==> flow/design.v <==
`timescale 1ns / 1ps
module fifo #(
    parameter DATA_WIDTH = 16,
    parameter DEPTH = 64, 
    parameter ALMOST_FULL_THRESH = 56,
    parameter ALMOST_EMPTY_THRESH = 8
)(
    input                   clk,
    input                   rst_n,        
    input                   wr_en,
    input  [DATA_WIDTH-1:0] wr_data,
    input                   rd_en,
    output reg [DATA_WIDTH-1:0] rd_data,
    output                  full,
    output                  empty,
    output                  almost_full,
    output                  almost_empty,
    output                  overflow_err,
    output                  underflow_err,
    output [DATA_WIDTH-1:0] fifo_count
);
    function integer clog2;
        input integer value;
        integer i;
        begin
            clog2 = 0;
            for (i = value-1; i > 0; i = i >> 1)
                clog2 = clog2 + 1;
        end
    endfunction
    localparam ADDR_WIDTH = clog2(DEPTH);
    reg [DATA_WIDTH-1:0] mem [0:DEPTH-1];
    reg [ADDR_WIDTH-1:0] write_pointer;    
    reg [ADDR_WIDTH-1:0] read_pointer;     
    reg [clog2(DEPTH+1)-1:0] count;        
    reg overflow_flag, underflow_flag;
    assign full         = (count == DEPTH);
    assign empty        = (count == 0);
    assign almost_full  = (count >= ALMOST_FULL_THRESH);
    assign almost_empty = (count <= ALMOST_EMPTY_THRESH);
    assign overflow_err = overflow_flag;
    assign underflow_err= underflow_flag;
    assign fifo_count   = count;
    always @(posedge clk) begin
        if (wr_en && !full)
            mem[write_pointer] <= wr_data;
    end
    always @(posedge clk or negedge rst_n) begin
        if (!rst_n) begin
            write_pointer <= 0;
        end else if (wr_en) begin
            if (!full) begin
                write_pointer <= write_pointer + 1'b1;
            end
        end
    end
    always @(posedge clk or negedge rst_n) begin
        if (!rst_n) begin
            read_pointer <= 0;
            rd_data <= 0;
        end else if (rd_en) begin
            if (!empty) begin
                rd_data <= mem[read_pointer];
                read_pointer <= read_pointer + 1'b1;
            end
        end
    end
    always @(posedge clk or negedge rst_n) begin
        if (!rst_n) begin
            count <= 0;
        end else begin
            case ({wr_en && !full, rd_en && !empty})
                2'b10: count <= count + 1'b1; 
                2'b01: count <= count - 1'b1;
                default: count <= count;      
            endcase
        end
    end
    always @(posedge clk or negedge rst_n) begin
        if (!rst_n) begin
            overflow_flag  <= 1'b0;
            underflow_flag <= 1'b0;
        end else begin
            if (wr_en && full)
                overflow_flag <= 1'b1;
            else if (overflow_flag && rd_en && !empty)
                overflow_flag <= 1'b0;
            if (rd_en && empty)
                underflow_flag <= 1'b1;
            else if (underflow_flag && wr_en && !full)
                underflow_flag <= 1'b0;
        end
    end
endmodule
**From RTL to reports: fifo**

Tool output for the design above, in the order of the flow.
Lines are those of the file above, counted from 1.
Not given: n/a

- Design top: fifo
- Clock port: clk
- Library: sky130hd
- Corner: tt_025C_1v80

**After elaboration**

Source: Yosys, flattened and elaborated, memories not mapped. Widths are those after wreduce. Registers that Yosys merges into a memory's read port (data or address) are not register bits. Print and check cells do not count. Equal cells are merged and count once.
Yosys's memory passes give these memory sizes; they may raise the number of words (mostly to a power of two), join words into wider ones and drop unused or constant bits.

- Bits of input ports: 20
- Memories: 1
- Bits in writable memories: 1024
- Bits in registers: 21
- Word width x clocked read ports: 16
- Output and inout bits: 38
- Cells after elaboration: 42

- Order comparisons: 2
- Bitwise gates (word level): 2
- Equal/unequal tests: 3
- Muxes and demuxes: 8
- Reductions and logical operators: 17
- Add/subtract/negate cells: 4

Memory list:

| memory | depth | bits a word | rd ports | wr ports | line | text |
|---|---|---|---|---|---|---|
| mem | 64 | 16 | 1 | 1 | 32 | `reg [DATA_WIDTH-1:0] mem [0:DEPTH-1];` |

Operator list:

| operator | number |
|---|---|
| two-way mux 16 bit | 1 |
| case mux 7 bit (select 2 bit) | 1 |
| adder 6 x 1 -> 6 bit (second input constant) | 2 |
| logical AND 1 bit | 8 |
| adder 7 x 1 -> 7 bit (second input constant) | 1 |
| subtractor 7 x 1 -> 7 bit (second input constant) | 1 |
| <= comparator 7 x 4 -> 1 bit (second input constant) | 1 |
| greater-or-equal comparator 7 x 6 -> 1 bit (second input constant) | 1 |
| equality test 7 bit (second input constant) | 1 |
| zero test 7 bit | 1 |
| nonzero test 2 bit | 3 |
| two-way mux 6 bit | 1 |
| two-way mux 1 bit | 5 |
| AND reduction 2 bit | 2 |
| zero test 1 bit | 3 |
| inverter 1 bit | 2 |
| equality test 2 x 1 -> 1 bit (second input constant) | 1 |
| equality test 2 bit (second input constant) | 1 |

**Longest topological paths**

Yosys ltp: most cells in a row. Word level: on the elaborated netlist, between registers, memories and ports. Mapped: between sequential cells and ports; inverters and the memories' decode and read muxes count.

- Depth after elaboration: 5
- ABC_AREA: 0
- Gate-level depth with buffers: 15
- Depth with buffers taken out: 11

**After synthesis**

Yosys stat after the flow's synthesis: flattened, memories mapped to cells. It holds for the ABC_AREA given above (unset counts as 0); a run with the other value may have another netlist.
The area totals of this step are shown rounded.

Cell types:

| type | number | total area (µm²) |
|---|---|---|
| sky130_fd_sc_hd__edfxtp_1 | 1024 | 3.07E+04 |
| sky130_fd_sc_hd__mux4_2 | 176 | 3.96E+03 |
| sky130_fd_sc_hd__mux2i_1 | 128 | 1.28E+03 |
| sky130_fd_sc_hd__dfrtp_1 | 37 | 925.888 |
| sky130_fd_sc_hd__mux2_2 | 49 | 551.779 |
| sky130_fd_sc_hd__o22ai_1 | 51 | 319.056 |
| sky130_fd_sc_hd__a22oi_1 | 37 | 277.766 |
| sky130_fd_sc_hd__a22o_1 | 31 | 271.51 |
| sky130_fd_sc_hd__nor2_1 | 72 | 270.259 |
| sky130_fd_sc_hd__a211oi_1 | 32 | 240.23 |
| sky130_fd_sc_hd__buf_2 | 44 | 220.211 |
| sky130_fd_sc_hd__clkbuf_1 | 51 | 191.434 |
| sky130_fd_sc_hd__buf_4 | 19 | 142.637 |
| sky130_fd_sc_hd__a2bb2oi_1 | 16 | 140.134 |
| sky130_fd_sc_hd__nand4_1 | 20 | 125.12 |
| sky130_fd_sc_hd__a21oi_1 | 23 | 115.11 |
| sky130_fd_sc_hd__o221ai_1 | 13 | 113.859 |
| sky130_fd_sc_hd__xnor2_1 | 13 | 113.859 |

Not listed: further types 40, cells in them 157.

- Buffer cells: 135
- Mapped area: 0.041 mm²
- Cells in the netlist: 1993
- Flip-flop cells: 1061
- Sequential part of the area: 0.0317 mm²

**Path before layout**

OpenSTA on the mapped netlist: ideal clock, no wires. The path of least setup slack (recovery checks aside). Input and output delay are each 20% of the period. Register names are those of the netlist, which keeps one name where synthesis merged equal registers.

- Path type: register to register
- Start: register count[2]
- End: register count[4]
- Data arrival time: 3.423 ns
- Path slack: -0.254 ns
- Buffers on the path: 4
- Library setup time: 0.131 ns
- Delay of the path: 3.554 ns
- Clock period: 3.3 ns
- Data required time: 3.169 ns
- Time at the first pin: 0.000 ns
- Stages: 16
- Period reached after synthesis: 3.554 ns

"delay of the path" = arrival - input delay + setup time.
"stages": output pins that drive a net of the path, with the launching flip-flop's if there is one; two outputs of one cell count as two.
"period reached after synthesis" is the clock period less the worst setup slack; recovery checks do not enter. This is arithmetic on one report: input and output delays are still those of the set period (20% each).
The rows between start and end are the longest chain of elaborated cells between them; the timing report does not say that the signal goes this way. Where chains are equally long, one stands for them.
Each line given opens the expression or statement behind the cell; cells for indexed reads and writes are added by Yosys, which also makes memories of some case tables.
At most two assigning lines are given for a register; there are more.

- Cells stage by stage: sky130_fd_sc_hd__dfrtp_1 sky130_fd_sc_hd__buf_2 sky130_fd_sc_hd__or4_4 sky130_fd_sc_hd__buf_6 sky130_fd_sc_hd__o41a_1 sky130_fd_sc_hd__buf_6 sky130_fd_sc_hd__inv_4 sky130_fd_sc_hd__ha_1 sky130_fd_sc_hd__clkbuf_1 sky130_fd_sc_hd__xor2_1 sky130_fd_sc_hd__ha_1 sky130_fd_sc_hd__and3b_1 sky130_fd_sc_hd__o21ai_0 sky130_fd_sc_hd__a21oi_1 sky130_fd_sc_hd__a211o_1 sky130_fd_sc_hd__xnor2_1
- Cells in the longest elaborated chain: 5
- Elaborated cells between the ends (all ways): 12
- Classes of those cells: add/sub: 2; eq/ne: 3; mux: 1; reduce/logical: 6

Ends and longest elaborated chain, post-synthesis:

| element | line | text |
|---|---|---|
| start: declaration | 35 | `reg [clog2(DEPTH+1)-1:0] count;` |
| start: assignment | 73 | `2'b10: count <= count + 1'b1;` |
| start: assignment | 74 | `2'b01: count <= count - 1'b1;` |
| zero test 7 bit | 38 | `assign empty        = (count == 0);` |
| zero test 1 bit | 72 | `case ({wr_en && !full, rd_en && !empty})` |
| logical AND 1 bit | 72 |  |
| equality test 2 x 1 -> 1 bit | 72 |  |
| case mux 7 bit (select 2 bit) | 72 |  |
| end: assignment | 73 |  |
| end: assignment | 74 |  |
| end: declaration | 35 |  |

**Worst path after layout**

From the final timing report of record 1: the path of least setup slack in the routed layout; clock arrival at registers is part of the times.

- Path type: register to register
- Start: register count[3]
- End: register count[4]
- Data required time: 2.86 ns
- Path slack: -0.64 ns
- Data arrival time: 3.50 ns
- Time at the first pin: 0.66 ns
- Clock period: 2.28 ns
- Stages: 12
- Library setup time: 0.08 ns
- Buffers on the path: 0

The rows between start and end are the longest chain of elaborated cells between them; the timing report does not say that the signal goes this way. Where chains are equally long, one stands for them.
At most two assigning lines are given for a register; there are more.

- Cells stage by stage: sky130_fd_sc_hd__dfrtp_1 sky130_fd_sc_hd__or4_4 sky130_fd_sc_hd__o41a_1 sky130_fd_sc_hd__inv_8 sky130_fd_sc_hd__ha_4 sky130_fd_sc_hd__xor2_1 sky130_fd_sc_hd__ha_2 sky130_fd_sc_hd__nor3b_2 sky130_fd_sc_hd__o21ai_1 sky130_fd_sc_hd__a21oi_1 sky130_fd_sc_hd__a211o_1 sky130_fd_sc_hd__xnor2_1
- Cells in the longest elaborated chain: 5
- Elaborated cells between the ends (all ways): 12
- Classes of those cells: add/sub: 2; eq/ne: 3; mux: 1; reduce/logical: 6

Ends and longest elaborated chain, post-layout:

| element | line | text |
|---|---|---|
| start: declaration | 35 | `reg [clog2(DEPTH+1)-1:0] count;` |
| start: assignment | 73 | `2'b10: count <= count + 1'b1;` |
| start: assignment | 74 | `2'b01: count <= count - 1'b1;` |
| zero test 7 bit | 38 | `assign empty        = (count == 0);` |
| zero test 1 bit | 72 | `case ({wr_en && !full, rd_en && !empty})` |
| logical AND 1 bit | 72 |  |
| equality test 2 x 1 -> 1 bit | 72 |  |
| case mux 7 bit (select 2 bit) | 72 |  |
| end: assignment | 73 |  |
| end: assignment | 74 |  |
| end: declaration | 35 |  |

Below are 4 stored runs of the flow (Yosys, OpenROAD; platform sky130hd) on fifo, each with its settings and what was measured, unordered. Constraints: input delay and output delay 20% of the set period each, output load 0.01 pF.
"worst setup path time" is the time allowed to the run's worst setup path (the clock period less input and output delay, where it has them) less its slack. Clock arrival times count: a late capture clock shortens it, a late launch clock lengthens it.
"overall power" rests on the timing tool's default activity at the inputs, not on a simulated workload.
Values from the reports are rounded here.

### Record 1

Settings: `ABC_AREA=0`, `CELL_PAD_IN_SITES_DETAIL_PLACEMENT=0`, `CELL_PAD_IN_SITES_GLOBAL_PLACEMENT=1`, `CORE_MARGIN=8`, `CORE_UTILIZATION=57`, `CTS_CLUSTER_DIAMETER=126`, `GPL_ROUTABILITY_DRIVEN=0`, `PLACE_DENSITY_LB_ADDON=0.14`, `SETUP_SLACK_MARGIN=0.39`, `TNS_END_PERCENT=95`, `period_ns=2.28`, `CAP_MARGIN=20`, `SLEW_MARGIN=20`

- Area inside the die boundary: 0.0809 mm²
- Netlist area reported by Yosys: 0.041 mm²
- Setup slack of the critical path: -0.638 ns
- Worst setup path time: 2.92 ns
- Critical path kind: register to register
- Final utilization: 0.719
- Overall power: 61.2 mW
- Final setup TNS: -355 ns

### Record 2

Settings: `CORE_UTILIZATION=40`, `PLACE_DENSITY=0.6`, `SETUP_SLACK_MARGIN=0.39`, `period_ns=3.12`, `CAP_MARGIN=20`, `CORE_MARGIN=2`, `SLEW_MARGIN=20`

- Area inside the die boundary: 0.105 mm²
- Netlist area reported by Yosys: 0.041 mm²
- Setup slack of the critical path: 0.350 ns
- Worst setup path time: 2.15 ns
- Critical path kind: register to output
- Final utilization: 0.473
- Overall power: 41.5 mW
- Final setup TNS: 0.000 ns

### Record 3

Settings: `ABC_AREA=0`, `CELL_PAD_IN_SITES_DETAIL_PLACEMENT=0`, `CELL_PAD_IN_SITES_GLOBAL_PLACEMENT=1`, `CORE_MARGIN=4`, `CORE_UTILIZATION=57`, `CTS_CLUSTER_DIAMETER=126`, `GPL_ROUTABILITY_DRIVEN=0`, `PLACE_DENSITY_LB_ADDON=0.14`, `SETUP_SLACK_MARGIN=0.39`, `TNS_END_PERCENT=95`, `period_ns=2.28`, `CAP_MARGIN=20`, `SLEW_MARGIN=20`

- Area inside the die boundary: 0.0764 mm²
- Netlist area reported by Yosys: 0.041 mm²
- Setup slack of the critical path: -0.555 ns
- Worst setup path time: 2.84 ns
- Critical path kind: register to register
- Final utilization: 0.722
- Overall power: 61.7 mW
- Final setup TNS: -353 ns

### Record 4

Settings: `ABC_AREA=1`, `CELL_PAD_IN_SITES_DETAIL_PLACEMENT=0`, `CELL_PAD_IN_SITES_GLOBAL_PLACEMENT=1`, `CORE_UTILIZATION=57`, `GPL_ROUTABILITY_DRIVEN=0`, `PLACE_DENSITY_LB_ADDON=0.14`, `SETUP_SLACK_MARGIN=0.63`, `TNS_END_PERCENT=95`, `period_ns=2.28`, `CAP_MARGIN=20`, `CORE_MARGIN=2`, `SLEW_MARGIN=20`

- Area inside the die boundary: 0.081 mm²
- Netlist area reported by Yosys: 0.0449 mm²
- Setup slack of the critical path: 0.029 ns
- Worst setup path time: 2.25 ns
- Critical path kind: register to register
- Final utilization: 0.717
- Overall power: 72.5 mW
- Final setup TNS: 0.000 ns
